==> flow/design.v <==
module ADD_step1
  (
   input  [31:0] floating_point1_in,
   input  [31:0] floating_point2_in,
   output 	 sign_shifted,
   output [25:0] frac_shifted,
   output 	 sign_not_shifted,
   output [25:0] frac_not_shifted,
   output [7:0]  exp_max
   );
   reg  [7:0] 	 unsigned_exp_diff;
   reg 		 cmp_out;  
   wire [31:0] 	 floating_point_shift;
   wire [31:0] 	 floating_point_not_shift;
   reg  [31:0] 	 shifted_floating_point;
   int_compare cmp_exponents (
			      .exp1(floating_point1_in[30:23]), 
			      .exp2(floating_point2_in[30:23]),
			      .u_diff(unsigned_exp_diff),
			      .cmp_out(cmp_out)
			      );
   assign floating_point_shift = cmp_out ? floating_point1_in : floating_point2_in;
   assign floating_point_not_shift = cmp_out ? floating_point2_in : floating_point1_in;
   assign exp_max = cmp_out ? floating_point2_in[30:23] : floating_point1_in[30:23];
   right_shift shift_frac_with_smaller_exp (
	       .fraction({1'b1, floating_point_shift[22:0], 2'b0}),
	       .shift_amount(unsigned_exp_diff),
	       .result(frac_shifted)
	       );
   assign frac_not_shifted = {1'b1, floating_point_not_shift[22:0], 2'b0};
   assign sign_not_shifted = floating_point_not_shift[31];
   assign sign_shifted     = floating_point_shift[31];
endmodule
module ADD_step2
  (
   input  [25:0] frac1,
   input         sign1,
   input  [25:0] frac2,
   input         sign2,
   input  [7:0]  exp_max_in, 
   output        sign_out,
   output [25:0] sum,
   output        carry_out,
   output reg [7:0]  exp_max_out
   );
   reg [26:0] 	 frac1_signed;
   reg [26:0] 	 frac2_signed;
   reg [26:0] 	 sum_signed;
   always_comb begin : exp_max_assignment
      if(sum_signed == 0) exp_max_out = 8'b00000000;
      else exp_max_out = exp_max_in;
   end
   u_to_s change_to_signed1(
			    .sign(sign1),
			    .frac_unsigned(frac1),
			    .frac_signed(frac1_signed)
			    );
   u_to_s change_to_signed2(
			    .sign(sign2),
			    .frac_unsigned(frac2),
			    .frac_signed(frac2_signed)
			    );
  adder_26b add_signed_fracs(
			     .frac1(frac1_signed),
			     .frac2(frac2_signed),
			     .sum(sum_signed),
			     .ovf(carry_out)
			     );
   s_to_u change_to_unsigned(
			     .frac_signed(sum_signed),
			     .sign(sign_out),
			     .frac_unsigned(sum)
			     );
endmodule
module ADD_step3
  (
   input 	 ovf_in,
   input 	 unf_in,
   input 	 dz,  
   input 	 inv,
   input [2:0] 	 frm,
   input [7:0] 	 exponent_max_in,
   input 	 sign_in,
   input [25:0]  frac_in,
   input 	 carry_out,
   output [31:0] floating_point_out,
   output [4:0]  flags
   );
   wire        inexact;
   wire        sign;
   wire [7:0]  exponent;
   wire [22:0] frac;
   assign {sign, exponent, frac} = floating_point_out;
   reg [7:0] exp_minus_shift_amount;
   reg [25:0] shifted_frac;
   reg [7:0]  shifted_amount;
   reg [7:0]  exp_out;
   reg        ovf;
   reg        unf;
   left_shift shift_left (
			  .fraction(frac_in),
			  .result(shifted_frac),
			  .shifted_amount(shifted_amount)
			  );
   subtract SUB (
		 .exp1(exponent_max_in),
		 .shifted_amount(shifted_amount),
		 .result(exp_minus_shift_amount)
		 );
   reg [24:0] round_this;
   always_comb begin
      ovf = 0;
      unf = 0;
      if(carry_out == 1) begin
	 round_this = frac_in[25:1];
	 exp_out    = exponent_max_in + 1;
	 if((exponent_max_in == 8'b11111110) && (~unf_in)) ovf = 1;
      end
      else begin
	 round_this = shifted_frac[24:0];
	 exp_out    = exp_minus_shift_amount;
	 if(({1'b0, exponent_max_in} < shifted_amount) && (~ovf_in)) unf = 1;
      end
   end
   reg [31:0] round_out;
   logic round_flag;
   rounder ROUND (
		  .frm(frm),
		  .sign(sign_in),
		  .exp_in(exp_out),
		  .fraction(round_this),
		  .round_out(round_out),
		  .rounded(round_flag)
		  );
   assign inexact                  = ovf_in | ovf | unf_in | unf | round_flag;
   assign flags                    = {inv, dz, (ovf | ovf_in), (unf | unf_in), inexact};
   assign floating_point_out[31]   = round_out[31];
   assign floating_point_out[30:0] = inv    ? 31'b1111111101111111111111111111111 :
				     ovf_in ? 31'b1111111100000000000000000000000 :
				     ovf    ? 31'b1111111100000000000000000000000 :
				     unf_in ? 31'b0000000000000000000000000000000 :
				     unf    ? 31'b0000000000000000000000000000000 :
				     round_out[30:0];
endmodule
module MUL_step1
  (
   input  [31:0] fp1_in,
   input  [31:0] fp2_in,
   output        sign1,
   output        sign2,
   output [7:0]  exp1,
   output [7:0]  exp2,
   output [25:0] product,
   output        carry_out
   );
   assign sign1 = fp1_in[31];
   assign sign2 = fp2_in[31];
   assign exp1  = fp1_in[30:23];
   assign exp2  = fp2_in[30:23];
   mul_26b MUL (
		.frac_in1({1'b1, fp1_in[22:0], 2'b00}),
		.frac_in2({1'b1, fp2_in[22:0], 2'b00}),
		.frac_out(product),
		.overflow(carry_out)
		);
endmodule  
module MUL_step2
  (
   input        sign1,
   input        sign2,
   input  [7:0] exp1,
   input  [7:0] exp2,
   output       sign_out,
   output [7:0] sum_exp,
   output reg   ovf,
   output reg   unf,
   input        carry
   );
   adder_8b add_EXPs(
		     .carry(carry),
		     .exp1(exp1),
		     .exp2(exp2),
		     .sum(sum_exp),
		     .ovf(ovf),
		     .unf(unf)
		     );
   assign sign_out = sign1 ^ sign2;
endmodule
module int_compare(
	input      [7:0] exp1,
	input      [7:0] exp2,
	output     [7:0] u_diff,
	output reg       cmp_out
);
wire [8:0] u_exp1 = {1'b0, exp1};
wire [8:0] u_exp2 = {1'b0, exp2}; 
reg  [8:0] diff;
assign u_diff = diff[7:0];
always_comb begin 
	diff = u_exp1 - u_exp2;
	case(diff[8]) 
		1'b0: cmp_out = 1'b0;
		1'b1: begin
		      cmp_out = 1'b1; 
		      diff = -diff;
		      end
	endcase
end 
endmodule
module right_shift(
	input      [25:0] fraction,
	input      [7:0]  shift_amount,
	output reg [25:0] result
);
	always_comb begin
		case(shift_amount)
			0 : result = fraction;
			1 : result =  {1'd0, fraction[25:1]}; 
			2 : result =  {2'd0, fraction[25:2]};
			3 : result =  {3'd0, fraction[25:3]};
			4 : result =  {4'd0, fraction[25:4]};
			5 : result =  {5'd0, fraction[25:5]};
			6 : result =  {6'd0, fraction[25:6]};
			7 : result =  {7'd0, fraction[25:7]};
			8 : result =  {8'd0, fraction[25:8]};
			9 : result =  {9'd0, fraction[25:9]};
			10: result = {10'd0, fraction[25:10]}; 
			11: result = {11'd0, fraction[25:11]};
			12: result = {12'd0, fraction[25:12]};
			13: result = {13'd0, fraction[25:13]};
			14: result = {14'd0, fraction[25:14]};
			15: result = {15'd0, fraction[25:15]};
			16: result = {16'd0, fraction[25:16]};
			17: result = {17'd0, fraction[25:17]};
			18: result = {18'd0, fraction[25:18]};
			19: result = {19'd0, fraction[25:19]};
			20: result = {20'd0, fraction[25:20]};
			21: result = {21'd0, fraction[25:21]};
			22: result = {22'd0, fraction[25:22]};
			23: result = {23'd0, fraction[25:23]};
			24: result = {24'd0, fraction[25:24]};
			25: result = {25'd0, fraction[25]};
		   default: result = 26'd0;
	        endcase
	end
endmodule
module u_to_s(
	input             sign,
	input      [25:0] frac_unsigned,
	output reg [26:0] frac_signed
);
always_comb begin
	frac_signed = {1'b0, frac_unsigned};
	if(sign == 1) begin
		frac_signed = -frac_signed;
	end
end
endmodule
module s_to_u(
	input      [26:0] frac_signed,
	output reg        sign,
	output     [25:0] frac_unsigned
);
reg [26:0] rfrac_signed;
assign frac_unsigned = rfrac_signed[25:0];
always_comb begin
        sign = 0;
	rfrac_signed = frac_signed;
	if(frac_signed[26] == 1) begin
		rfrac_signed = -frac_signed;
		sign         = 1;
	end
end
endmodule
module adder_26b(
	input      [26:0] frac1,
	input      [26:0] frac2, 
	output reg [26:0] sum, 
	output reg        ovf
);
always_comb begin 
   sum = frac1 + frac2;
   ovf = 0;
   if(frac1[26] == 1 && frac2[26]== 1 && sum[26] == 0) begin
      ovf = 1;
      sum[26] = 1;
   end
   if(frac1[26] == 0 && frac2[26]== 0 && sum[26] == 1) begin
      ovf = 1;
      sum[26] = 0;
   end
end
endmodule
module mul_26b
(
 input  [25:0] frac_in1,
 input  [25:0] frac_in2,
 output [25:0] frac_out,
 output        overflow
 );
   reg 	[51:0] frac_out_52b;
   assign overflow = frac_out_52b[51];
   assign frac_out = frac_out_52b[50:25];
   always_comb begin : MULTIPLY
      frac_out_52b = frac_in1 * frac_in2;
   end
endmodule   
module adder_8b(
	input carry,
	input [7:0]  exp1,
	input [7:0]  exp2, 
	output [7:0] sum, 
	output 	     ovf,
	output 	     unf
);
   reg [7:0] 	     r_exp1;
   reg [7:0] 	     r_exp2;
   reg [7:0] 	     r_sum;
   always_comb begin
      r_exp1 = exp1 - 8'b10000000;
      r_exp2 = exp2 - 8'b10000000;
      r_sum  = r_exp1 + r_exp2;
   end
   assign sum = (exp1 + exp2) - 8'b10000000;  
   assign ovf = r_sum[7] && ~r_exp1[7] && ~r_exp2[7];
   assign unf = ((carry != 1) || (sum != 8'b11111111)) && (~r_sum[7] && r_exp1[7] && r_exp2[7]);
endmodule
module subtract
(
 input  [7:0] exp1,
 input  [7:0] shifted_amount,
 output [7:0] result
);
   reg [8:0]  u_exp1;
   reg [8:0]  u_shifted_amount;
   reg [8:0]  u_result;
always_comb   begin
   u_exp1           = {1'b0, exp1};
   u_shifted_amount = {1'b0,shifted_amount};
   u_result         = u_exp1 - u_shifted_amount;
end
   assign result = u_result[7:0];
endmodule  
module rounder(
	       input      [2:0]  frm,
	       input 		 sign,
	       input      [7:0]  exp_in,
	       input      [24:0] fraction,
	       output reg [31:0] round_out,
	       output            rounded
	       );
   reg        round_amount;
   localparam RNE = 3'b000;
   localparam RZE = 3'b001;
   localparam RDN = 3'b010;
   localparam RUP = 3'b011;
   localparam RMM = 3'b100;
   always_comb begin
      round_amount = 0;
      if(fraction[24:2] != '1) begin
	 if(frm == RNE) begin
	    if(fraction[1:0] == 2'b11)
	      round_amount = 1;
	 end
	 else if(frm == RZE) begin
	    round_amount = 0;
	 end
	 else if(frm == RDN) begin
	 if(sign == 1 && ((fraction[0] == 1) || (fraction[1] == 1)))
	    round_amount = 1;
	 end
	 else if(frm == RUP) begin
	    if(sign == 0 && ((fraction[0] == 1) || (fraction[1] == 1)))
	      round_amount = 1;
	 end
	 else if(frm == RMM) begin
	    if(fraction[1] == 1)
	      round_amount = 1;
	 end
      end  
   end  
   assign rounded   = round_amount;
   assign round_out = {sign, exp_in, fraction[24:2] + round_amount};
endmodule
module left_shift(
	input      [25:0] fraction,
	output reg [25:0] result,
	output reg [7:0] shifted_amount
);
	always_comb begin
	        result = fraction; 
	        shifted_amount = 0;
		casez(fraction) 
			26'b01????????????????????????: begin result = {fraction[24:0], 1'd0}; shifted_amount = 1;  end
			26'b001???????????????????????: begin result = {fraction[23:0], 2'd0}; shifted_amount = 2;  end
			26'b0001??????????????????????: begin result = {fraction[22:0], 3'd0}; shifted_amount = 3;  end 
			26'b00001?????????????????????: begin result = {fraction[21:0], 4'd0}; shifted_amount = 4;  end
			26'b000001????????????????????: begin result = {fraction[20:0], 5'd0}; shifted_amount = 5;  end
			26'b0000001???????????????????: begin result = {fraction[19:0], 6'd0}; shifted_amount = 6;  end
			26'b00000001??????????????????: begin result = {fraction[18:0], 7'd0}; shifted_amount = 7;  end 
			26'b000000001?????????????????: begin result = {fraction[17:0], 8'd0}; shifted_amount = 8;  end
			26'b0000000001????????????????: begin result = {fraction[16:0], 9'd0}; shifted_amount = 9;  end
			26'b00000000001???????????????: begin result = {fraction[15:0],10'd0}; shifted_amount = 10; end
			26'b000000000001??????????????: begin result = {fraction[14:0],11'd0}; shifted_amount = 11; end
			26'b0000000000001?????????????: begin result = {fraction[13:0],12'd0}; shifted_amount = 12; end
			26'b00000000000001????????????: begin result = {fraction[12:0],13'd0}; shifted_amount = 13; end
			26'b000000000000001???????????: begin result = {fraction[11:0],14'd0}; shifted_amount = 14; end
			26'b0000000000000001??????????: begin result = {fraction[10:0],15'd0}; shifted_amount = 15; end
			26'b00000000000000001?????????: begin result = {fraction[9:0], 16'd0}; shifted_amount = 16; end
			26'b000000000000000001????????: begin result = {fraction[8:0], 17'd0}; shifted_amount = 17; end
			26'b0000000000000000001???????: begin result = {fraction[7:0], 18'd0}; shifted_amount = 18; end
			26'b00000000000000000001??????: begin result = {fraction[6:0], 19'd0}; shifted_amount = 19; end
			26'b000000000000000000001?????: begin result = {fraction[5:0], 20'd0}; shifted_amount = 20; end
			26'b0000000000000000000001????: begin result = {fraction[4:0], 21'd0}; shifted_amount = 21; end
			26'b00000000000000000000001???: begin result = {fraction[3:0], 22'd0}; shifted_amount = 22; end
			26'b000000000000000000000001??: begin result = {fraction[2:0], 23'd0}; shifted_amount = 23; end
			26'b0000000000000000000000001?: begin result = {fraction[1:0], 24'd0}; shifted_amount = 24; end
			26'b00000000000000000000000001: begin result = {fraction[0],   25'd0}; shifted_amount = 25; end
		endcase
	end
endmodule
module FPU_top_level
(
 input 	       clk,
 input 	       nrst,
 input  [31:0] floating_point1,
 input  [31:0] floating_point2,
 input  [2:0]  frm,
 input  [6:0]  funct7,
 output [31:0] floating_point_out,
 output [4:0]  flags
 );
   reg [2:0]   frm2;
   reg [2:0]   frm3;
   reg [6:0]   funct7_2;
   reg [6:0]   funct7_3;
   localparam ADD = 7'b0100000;
   localparam MUL = 7'b0000010;
   reg 	       sign_shifted;
   reg [25:0]  frac_shifted;
   reg 	       sign_not_shifted;
   reg [25:0]  frac_not_shifted;
   reg [7:0]   exp_max;
   reg         mul_sign1;
   reg         mul_sign2;
   reg [7:0]   mul_exp1;
   reg [7:0]   mul_exp2;
   reg [25:0]  product;
   reg         mul_carry_out;
   reg [61:0]  step1_to_step2;
   reg [61:0]  nxt_step1_to_step2;
   reg        add_sign_out;
   reg [25:0] add_sum;
   reg 	      add_carry_out;
   reg [7:0]  add_exp_max;
   reg        mul_sign_out;
   reg [7:0]  sum_exp;
   reg        mul_ovf;
   reg        mul_unf;
   reg        inv;
   reg        inv2;
   reg        inv3;
   reg [37:0] step2_to_step3;
   reg [37:0] nxt_step2_to_step3;
        ADD_step1 addStep1(
			   .floating_point1_in(floating_point1),
			   .floating_point2_in(floating_point2),
			   .sign_shifted(sign_shifted),
			   .frac_shifted(frac_shifted),
			   .sign_not_shifted(sign_not_shifted),
			   .frac_not_shifted(frac_not_shifted),
			   .exp_max(exp_max)
			   );
        MUL_step1 mulStep1(
			   .fp1_in(floating_point1),
			   .fp2_in(floating_point2),
			   .sign1(mul_sign1),
			   .sign2(mul_sign2),
			   .exp1(mul_exp1),
			   .exp2(mul_exp2),
			   .product(product),
			   .carry_out(mul_carry_out)
			   );
   always_comb begin : check_for_invalid_op
      inv = 0;
      if(funct7 == ADD) begin
	 if((floating_point1[30:0] == 31'h7F800000) && 
	    (floating_point2[30:0] == 31'h7F800000) && 
	    (floating_point1[31] ^ floating_point2[31])) begin
	        inv = 1;
	 end
      end
      if(funct7 == MUL) begin
	 if(((floating_point1[30:0] == 31'h00000000)  &&
	     (floating_point2[30:0] == 31'h7F800000)) ||
	    ((floating_point1[30:0] == 31'h7F800000)  &&
	     (floating_point2[30:0] == 31'h00000000))) begin
	        inv = 1;
	 end
      end
   end  
   always_comb begin : select_op_step1to2
      nxt_step1_to_step2 = '0;
      case(funct7)
	ADD: begin
	   nxt_step1_to_step2[61]    = sign_shifted;
	   nxt_step1_to_step2[60:35] = frac_shifted;
	   nxt_step1_to_step2[34]    = sign_not_shifted;
	   nxt_step1_to_step2[33:8]  = frac_not_shifted;
	   nxt_step1_to_step2[7:0]   = exp_max;
	end
	MUL: begin
	   nxt_step1_to_step2[61]    = mul_sign1;
	   nxt_step1_to_step2[60]    = mul_sign2;
           nxt_step1_to_step2[59:52] = mul_exp1;
	   nxt_step1_to_step2[51:44] = mul_exp2;
	   nxt_step1_to_step2[43:18] = product;
	   nxt_step1_to_step2[17]    = mul_carry_out;
	end
      endcase  
   end  
   always_ff @ (posedge clk, negedge nrst) begin : STEP1_to_STEP2
      if(nrst == 0) begin
         frm2           <= 0;
	 step1_to_step2 <= 0;
         funct7_2       <= 0;
	 inv2           <= 0;
      end
      else begin
         frm2           <= frm;
	 step1_to_step2 <= nxt_step1_to_step2;
	 funct7_2       <= funct7;
	 inv2           <= inv;
      end
   end 
	 ADD_step2 add_step2 (
			      .frac1(step1_to_step2[60:35]),     
			      .sign1(step1_to_step2[61]),        
			      .frac2(step1_to_step2[33:8]),      
			      .sign2(step1_to_step2[34]),        
			      .exp_max_in(step1_to_step2[7:0]),  
			      .sign_out(add_sign_out),
			      .sum(add_sum),
			      .carry_out(add_carry_out),
			      .exp_max_out(add_exp_max)
			      );
         MUL_step2 mul_step2 (
			      .sign1(step1_to_step2[61]),    
			      .sign2(step1_to_step2[60]),    
			      .exp1(step1_to_step2[59:52]),  
			      .exp2(step1_to_step2[51:44]),  
			      .sign_out(mul_sign_out),
			      .sum_exp(sum_exp),
			      .ovf(mul_ovf),
			      .unf(mul_unf),
			      .carry(step1_to_step2[17])
			      );
   always_comb begin : select_op_step2to3
      nxt_step2_to_step3 = '0;
      case(funct7_2)
	ADD: begin
	   nxt_step2_to_step3[37:36]= 2'b00;
	   nxt_step2_to_step3[35]   = add_sign_out;
	   nxt_step2_to_step3[34:9] = add_sum;
	   nxt_step2_to_step3[8]    = add_carry_out;
	   nxt_step2_to_step3[7:0]  = add_exp_max;
	end
	MUL: begin
	   nxt_step2_to_step3[37]   = mul_ovf;
       	   nxt_step2_to_step3[36]   = mul_unf;	      
	   nxt_step2_to_step3[35]   = mul_sign_out;
	   nxt_step2_to_step3[34:9] = step1_to_step2[43:18];  
	   nxt_step2_to_step3[8]    = step1_to_step2[17];     
	   nxt_step2_to_step3[7:0]  = sum_exp;
	end
      endcase  
   end  
   always_ff @ (posedge clk, negedge nrst) begin : STEP2_to_STEP3
      if(nrst == 0) begin
	 funct7_3       <= 0;
         step2_to_step3 <= 0;
	 frm3           <= 0;
	 inv3           <= 0;
      end
      else begin
	 funct7_3       <= funct7_2;
	 step2_to_step3 <= nxt_step2_to_step3;
	 frm3           <= frm2;
	 inv3           <= inv2;
      end 
   end  
   reg o;
   always_comb begin
      if((step2_to_step3[7:0] == 8'b11111111) && (step2_to_step3[36] == 1'b0) && (step2_to_step3[8] == 0)) o = 1;
      else o = step2_to_step3[37]; 
   end
   ADD_step3 step3 (
		    .ovf_in(o),
		    .unf_in(step2_to_step3[36]),
		    .dz(1'b0),
		    .inv(inv3),
		    .frm(frm3),
		    .exponent_max_in(step2_to_step3[7:0]),
		    .sign_in(step2_to_step3[35]),
		    .frac_in(step2_to_step3[34:9]),
		    .carry_out(step2_to_step3[8]),
		    .floating_point_out(floating_point_out),
		    .flags(flags)
		    );
 endmodule
# --- From RTL to reports: FPU_top_level ---
# The steps from the RTL of FPU_top_level to its reports follow in flow order.
# Line numbers count from 1 in the design file above.
design:
  top: "FPU_top_level"
  clock_port: "clk"
  cell_library: "sky130hd"
  pvt_corner: "tt_025C_1v80"

# --- Elaborated design ---
# Counts by Yosys on the flattened word-level netlist (proc, flatten, opt, wreduce; memories kept). Register bits leave out memories and registers merged into their read ports (data or address); mux counts leave out enables and synchronous resets folded into registers. Print and check cells are left out. Cells with the same type and inputs are merged into one.
word_totals:
  regBits: 115
  inputBits: 76
  output_inout_bits: 37
  wordCells: 193
classes:
  n_cmp: 1
  reduce_and_logical: 27
  n_mux: 59
  addsub: 14
  n_eq: 65
  bitwise: 19
  multipliers: 1
op_table:
  columns: ["cell", "count"]
  rows:
  - ["24-bit by 24-bit multiplier with 48-bit output", 1]
  - ["26-bit parallel mux with 26-bit select", 1]
  - ["25-bit parallel mux with 25-bit select", 1]
  - ["31-bit two-way mux", 5]
  - ["5-bit parallel mux with 25-bit select", 1]
  - ["8-bit by 5-bit equality test with 1-bit output with constant B", 10]
  - ["8-bit by 4-bit equality test with 1-bit output with constant B", 8]
  - ["32-bit two-way mux", 2]
  - ["8-bit parallel mux with 2-bit select", 4]
  - ["31-bit equality test with constant B", 2]
  - ["31-bit zero test", 2]
  - ["26-bit negator with 27-bit output", 2]
  - ["27-bit two-way mux", 2]
  - ["26-bit parallel mux with 2-bit select", 1]
  - ["8-bit by 3-bit equality test with 1-bit output with constant B", 4]
  - ["16-bit parallel mux with 2-bit select", 1]
  - ["8-bit two-way mux", 4]
  - ["27-bit adder", 1]
  - ["27-bit zero test", 1]
  - ["26-bit by 1-bit equality test with 1-bit output with constant B", 1]
  - ["26-bit negator", 1]
  - ["26-bit two-way mux", 1]
  - ["1-bit two-way mux", 26]
  - ["25-bit by 1-bit equality test with 1-bit output with constant B", 1]
  - ["25-bit two-way mux", 1]
  - ["24-bit by 1-bit equality test with 1-bit output with constant B", 1]
  - ["8-bit subtractor with constant B", 3]
  - ["23-bit by 1-bit adder with 23-bit output", 1]
# Not listed: further kinds 47, cells in them 97.

# --- Depth ---
# Depth = most cells in a row (Yosys ltp): at word level without a register or memory, in the mapped netlist without a sequential cell, where the memories' decode and read muxes count.
logic_depth:
  ltp_word: 17
  ABC_AREA: 0
  mapped_depth: 29
  ltp_nobuf: 27

# --- Synthesis result ---
# Yosys stat after the flow's synthesis: flattened, memories mapped to cells. It holds for the ABC_AREA given above (unset counts as 0); a run with the other value may have another netlist.
types:
  columns: ["type", "count", "area_total_um2"]
  rows:
  - ["sky130_fd_sc_hd__fa_1", 489, 9.79E+03]
  - ["sky130_fd_sc_hd__ha_1", 228, 2.85E+03]
  - ["sky130_fd_sc_hd__dfrtp_1", 113, 2.83E+03]
  - ["sky130_fd_sc_hd__inv_1", 637, 2.39E+03]
  - ["sky130_fd_sc_hd__nand2_1", 518, 1.94E+03]
  - ["sky130_fd_sc_hd__and2_1", 256, 1.6E+03]
  - ["sky130_fd_sc_hd__clkbuf_1", 286, 1073.53]
  - ["sky130_fd_sc_hd__xnor2_1", 108, 945.907]
  - ["sky130_fd_sc_hd__o21ai_0", 171, 855.821]
  - ["sky130_fd_sc_hd__o22ai_1", 128, 800.768]
  - ["sky130_fd_sc_hd__a21oi_1", 156, 780.749]
  - ["sky130_fd_sc_hd__nor2_1", 170, 638.112]
  - ["sky130_fd_sc_hd__xor2_1", 52, 455.437]
  - ["sky130_fd_sc_hd__mux2i_1", 40, 400.384]
  - ["sky130_fd_sc_hd__nor3_1", 70, 350.336]
  - ["sky130_fd_sc_hd__nand3_1", 65, 325.312]
  - ["sky130_fd_sc_hd__nor4_1", 52, 325.312]
  - ["sky130_fd_sc_hd__a21o_1", 30, 225.216]
# Other cell types: 78; their cells: 651.
synth_totals:
  ff_cells: 113
  mapped_area_mm2: 0.0336723
  stdcells: 4220
  sequential_area_mm2: 0.0028277
  buffers: 313
# By module: a second synthesis without flattening, with its own total; a netlist apart from the flattened one above.
hier_totals:
  hier_cells: 4545
  hier_area_mm2: 0.0391776
# Rows give one instance, submodules left out.
modules:
  columns: ["module", "n_cells", "n_inst", "area_mm2", "seq_area_mm2"]
  rows:
  - ["mul_26b", 2323, 1, 0.0211978, 0]
  - ["FPU_top_level", 279, 1, 0.0041077, 0.0028778]
  - ["left_shift", 539, 1, 0.0032193, 0]
  - ["right_shift", 460, 1, 0.0030792, 0]
  - ["adder_26b", 203, 1, 0.0014476, 0]
  - ["u_to_s", 86, 2, 0.0006782, 0]
  - ["ADD_step3", 131, 1, 0.0010648, 0]
  - ["ADD_step1", 67, 1, 0.0008721, 0]
  - ["s_to_u", 76, 1, 0.0006018, 0]
  - ["rounder", 80, 1, 0.0005768, 0]
  - ["adder_8b", 59, 1, 0.0005167, 0]
  - ["int_compare", 68, 1, 0.0004855, 0]
  - ["subtract", 48, 1, 0.0003278, 0]
  - ["ADD_step2", 19, 1, 0.0001727, 0]
# Modules not listed: 2.

# --- Timing after synthesis ---
# Source: OpenSTA report_checks on the synthesized netlist (no wires, ideal clock, input and output delay 20% of the period each), path of least setup slack; recovery checks are left aside. Register names are those of the netlist, which keeps one name where synthesis merged equal registers.
synth_path:
  path_kind: "input -> register"
  start: "input port floating_point2[4]"
  end: "register step1_to_step2[17]"
  setup_slack_ns: 1.125
  t_first_pin_ns: 2.000
  arrival_time_ns: 8.737
  t_required_ns: 9.862
  period_ns: 10.0
  n_path_buf: 2
  setup_ns: 0.138
  in_delay_ns: 2.000
  delay_ns: 6.875
  path_stages: 29
  synth_period_reached_ns: 8.875
# "delay_ns" is the arrival time less input delay plus setup time.
# "path_stages": output pins that drive a net of the path, with the launching flip-flop's if there is one; two outputs of one cell count as two.
# "synth_period_reached_ns" = period - worst setup slack (recovery checks aside). The figure is calculated, with input and output delays left at 20% of the set period.
# Between the ends stands the longest chain of elaborated cells between them, by number of cells; it is not shown to be the way that was timed. Of several equally long chains one is given.
# A line is the first line of the expression or statement that the cell stems from. Yosys adds cells for indexed reads and writes and turns some case tables into memories.
synth_via:
  path_cell_list: "sky130_fd_sc_hd__clkbuf_1 > sky130_fd_sc_hd__clkbuf_1 > sky130_fd_sc_hd__nand2_1 > sky130_fd_sc_hd__fa_1 > sky130_fd_sc_hd__inv_1 > sky130_fd_sc_hd__fa_1 > sky130_fd_sc_hd__inv_1 > sky130_fd_sc_hd__fa_1 > sky130_fd_sc_hd__inv_1 > sky130_fd_sc_hd__fa_1 > sky130_fd_sc_hd__inv_1 > sky130_fd_sc_hd__fa_1 > sky130_fd_sc_hd__inv_1 > sky130_fd_sc_hd__fa_1 > sky130_fd_sc_hd__inv_1 > sky130_fd_sc_hd__fa_1 > sky130_fd_sc_hd__inv_1 > sky130_fd_sc_hd__ha_1 > sky130_fd_sc_hd__a211oi_1 > sky130_fd_sc_hd__o211ai_1 > sky130_fd_sc_hd__nand2_1 > sky130_fd_sc_hd__o21ai_0 > sky130_fd_sc_hd__o21ai_0 > sky130_fd_sc_hd__o211ai_1 > sky130_fd_sc_hd__a2111oi_0 > sky130_fd_sc_hd__o31ai_1 > sky130_fd_sc_hd__a21oi_1 > sky130_fd_sc_hd__xnor2_1 > sky130_fd_sc_hd__o22ai_1"
  elab_chain_len: 2
  cells_between: 2
  lines_between: 2
  classes_between: "1 x mul; 1 x mux"
synth_rtl:
  columns: ["item", "line", "text"]
  rows:
  - ["from (decl)", 427, "input  [31:0] floating_point2,"]
  - ["24-bit by 24-bit multiplier with 48-bit output", 305, "frac_out_52b = frac_in1 * frac_in2;"]
  - ["1-bit parallel mux with 2-bit select", 504, "case(funct7)"]
  - ["to (assign)", 525, "step1_to_step2 <= 0;"]
  - ["to (assign)", 531, "step1_to_step2 <= nxt_step1_to_step2;"]
  - ["to (decl)", 450, "reg [61:0]  step1_to_step2;"]

# --- Worst path after layout ---
# From the final timing report of entry A: the path of least setup slack in the routed layout; clock arrival at registers is part of the times.
layout_path:
  path_kind: "input -> register"
  start: "input port floating_point1[16]"
  end: "register step1_to_step2[42]"
  t_first_pin_ns: 1.87
  in_delay_ns: 1.87
  path_stages: 31
  setup_ns: 0.13
  n_path_buf: 7
  period_ns: 9.33
  arrival_time_ns: 8.88
  setup_slack_ns: 0.76
  t_required_ns: 9.64
# Between the ends stands the longest chain of elaborated cells between them, by number of cells; it is not shown to be the way that was timed. Of several equally long chains one is given.
layout_via:
  path_cell_list: "sky130_fd_sc_hd__clkbuf_2 > sky130_fd_sc_hd__buf_6 > sky130_fd_sc_hd__buf_4 > sky130_fd_sc_hd__buf_6 > sky130_fd_sc_hd__buf_4 > sky130_fd_sc_hd__buf_4 > sky130_fd_sc_hd__and2_1 > sky130_fd_sc_hd__fa_1 > sky130_fd_sc_hd__inv_1 > sky130_fd_sc_hd__fa_1 > sky130_fd_sc_hd__fa_1 > sky130_fd_sc_hd__inv_1 > sky130_fd_sc_hd__fa_1 > sky130_fd_sc_hd__inv_1 > sky130_fd_sc_hd__fa_1 > sky130_fd_sc_hd__fa_1 > sky130_fd_sc_hd__inv_1 > sky130_fd_sc_hd__ha_1 > sky130_fd_sc_hd__ha_4 > sky130_fd_sc_hd__a21oi_2 > sky130_fd_sc_hd__o21bai_1 > sky130_fd_sc_hd__a21oi_2 > sky130_fd_sc_hd__nand2b_1 > sky130_fd_sc_hd__nor3_1 > sky130_fd_sc_hd__o211ai_1 > sky130_fd_sc_hd__buf_4 > sky130_fd_sc_hd__a2111oi_4 > sky130_fd_sc_hd__nor3b_2 > sky130_fd_sc_hd__nor2_1 > sky130_fd_sc_hd__xor2_1 > sky130_fd_sc_hd__o22ai_1"
  elab_chain_len: 3
  cells_between: 4
  lines_between: 4
  classes_between: "1 x mul; 3 x mux"
layout_rtl:
  columns: ["item", "line", "text"]
  rows:
  - ["from (decl)", 426, "input  [31:0] floating_point1,"]
  - ["32-bit two-way mux", 22, "assign floating_point_shift = cmp_out ? floating_point1_in : floating_point2_in;"]
  - ["26-bit parallel mux with 26-bit select", 216, "case(shift_amount)"]
  - ["9-bit parallel mux with 2-bit select", 504, "case(funct7)"]
  - ["to (assign)", 525, "step1_to_step2 <= 0;"]
  - ["to (assign)", 531, "step1_to_step2 <= nxt_step1_to_step2;"]
  - ["to (decl)", 450, "reg [61:0]  step1_to_step2;"]

# FPU_top_level through Yosys and OpenROAD on sky130hd: 3 stored runs, unordered, with their settings and measured results. The constraints put input and output delay at 20% of the set period each and load the outputs with 0.01 pF.
# By "period_less_ws_ns" is meant the clock period of the run minus its worst setup slack. This is arithmetic on one report: input and output delays are still those of the set period (20% each).
runs:
  - name: "entry A"
    settings:
      CORE_UTILIZATION: 40
      SETUP_SLACK_MARGIN: 0.97
      period_ns: 9.33
      CAP_MARGIN: 20
      CORE_MARGIN: 2
      SLEW_MARGIN: 20
    results:
      post_synth_area_mm2: 0.0336723
      total_die_area_mm2: 0.0865183
      finalUtil_frac: 0.486
      worstSetupSlack_ns: 0.758
      setupTns_ns: 0.000
      worst_hold_slack_ns: 0.349
      period_less_ws_ns: 8.572
  - name: "entry B"
    settings:
      CELL_PAD_IN_SITES_GLOBAL_PLACEMENT: 2
      CORE_MARGIN: 4
      CORE_UTILIZATION: 62
      GPL_TIMING_DRIVEN: 0
      PLACE_DENSITY_LB_ADDON: 0.15
      period_ns: 13.8
      CAP_MARGIN: 20
      SLEW_MARGIN: 20
    outcome: "no results, placement failed with FLW-0024"
  - name: "entry C"
    settings:
      ABC_AREA: 1
      CELL_PAD_IN_SITES_GLOBAL_PLACEMENT: 2
      CORE_UTILIZATION: 71
      GPL_TIMING_DRIVEN: 0
      SLEW_MARGIN: 10
      TNS_END_PERCENT: 60
      period_ns: 10.0
      CAP_MARGIN: 20
      CORE_MARGIN: 2
    outcome: "no results, placement failed with GPL-0301"
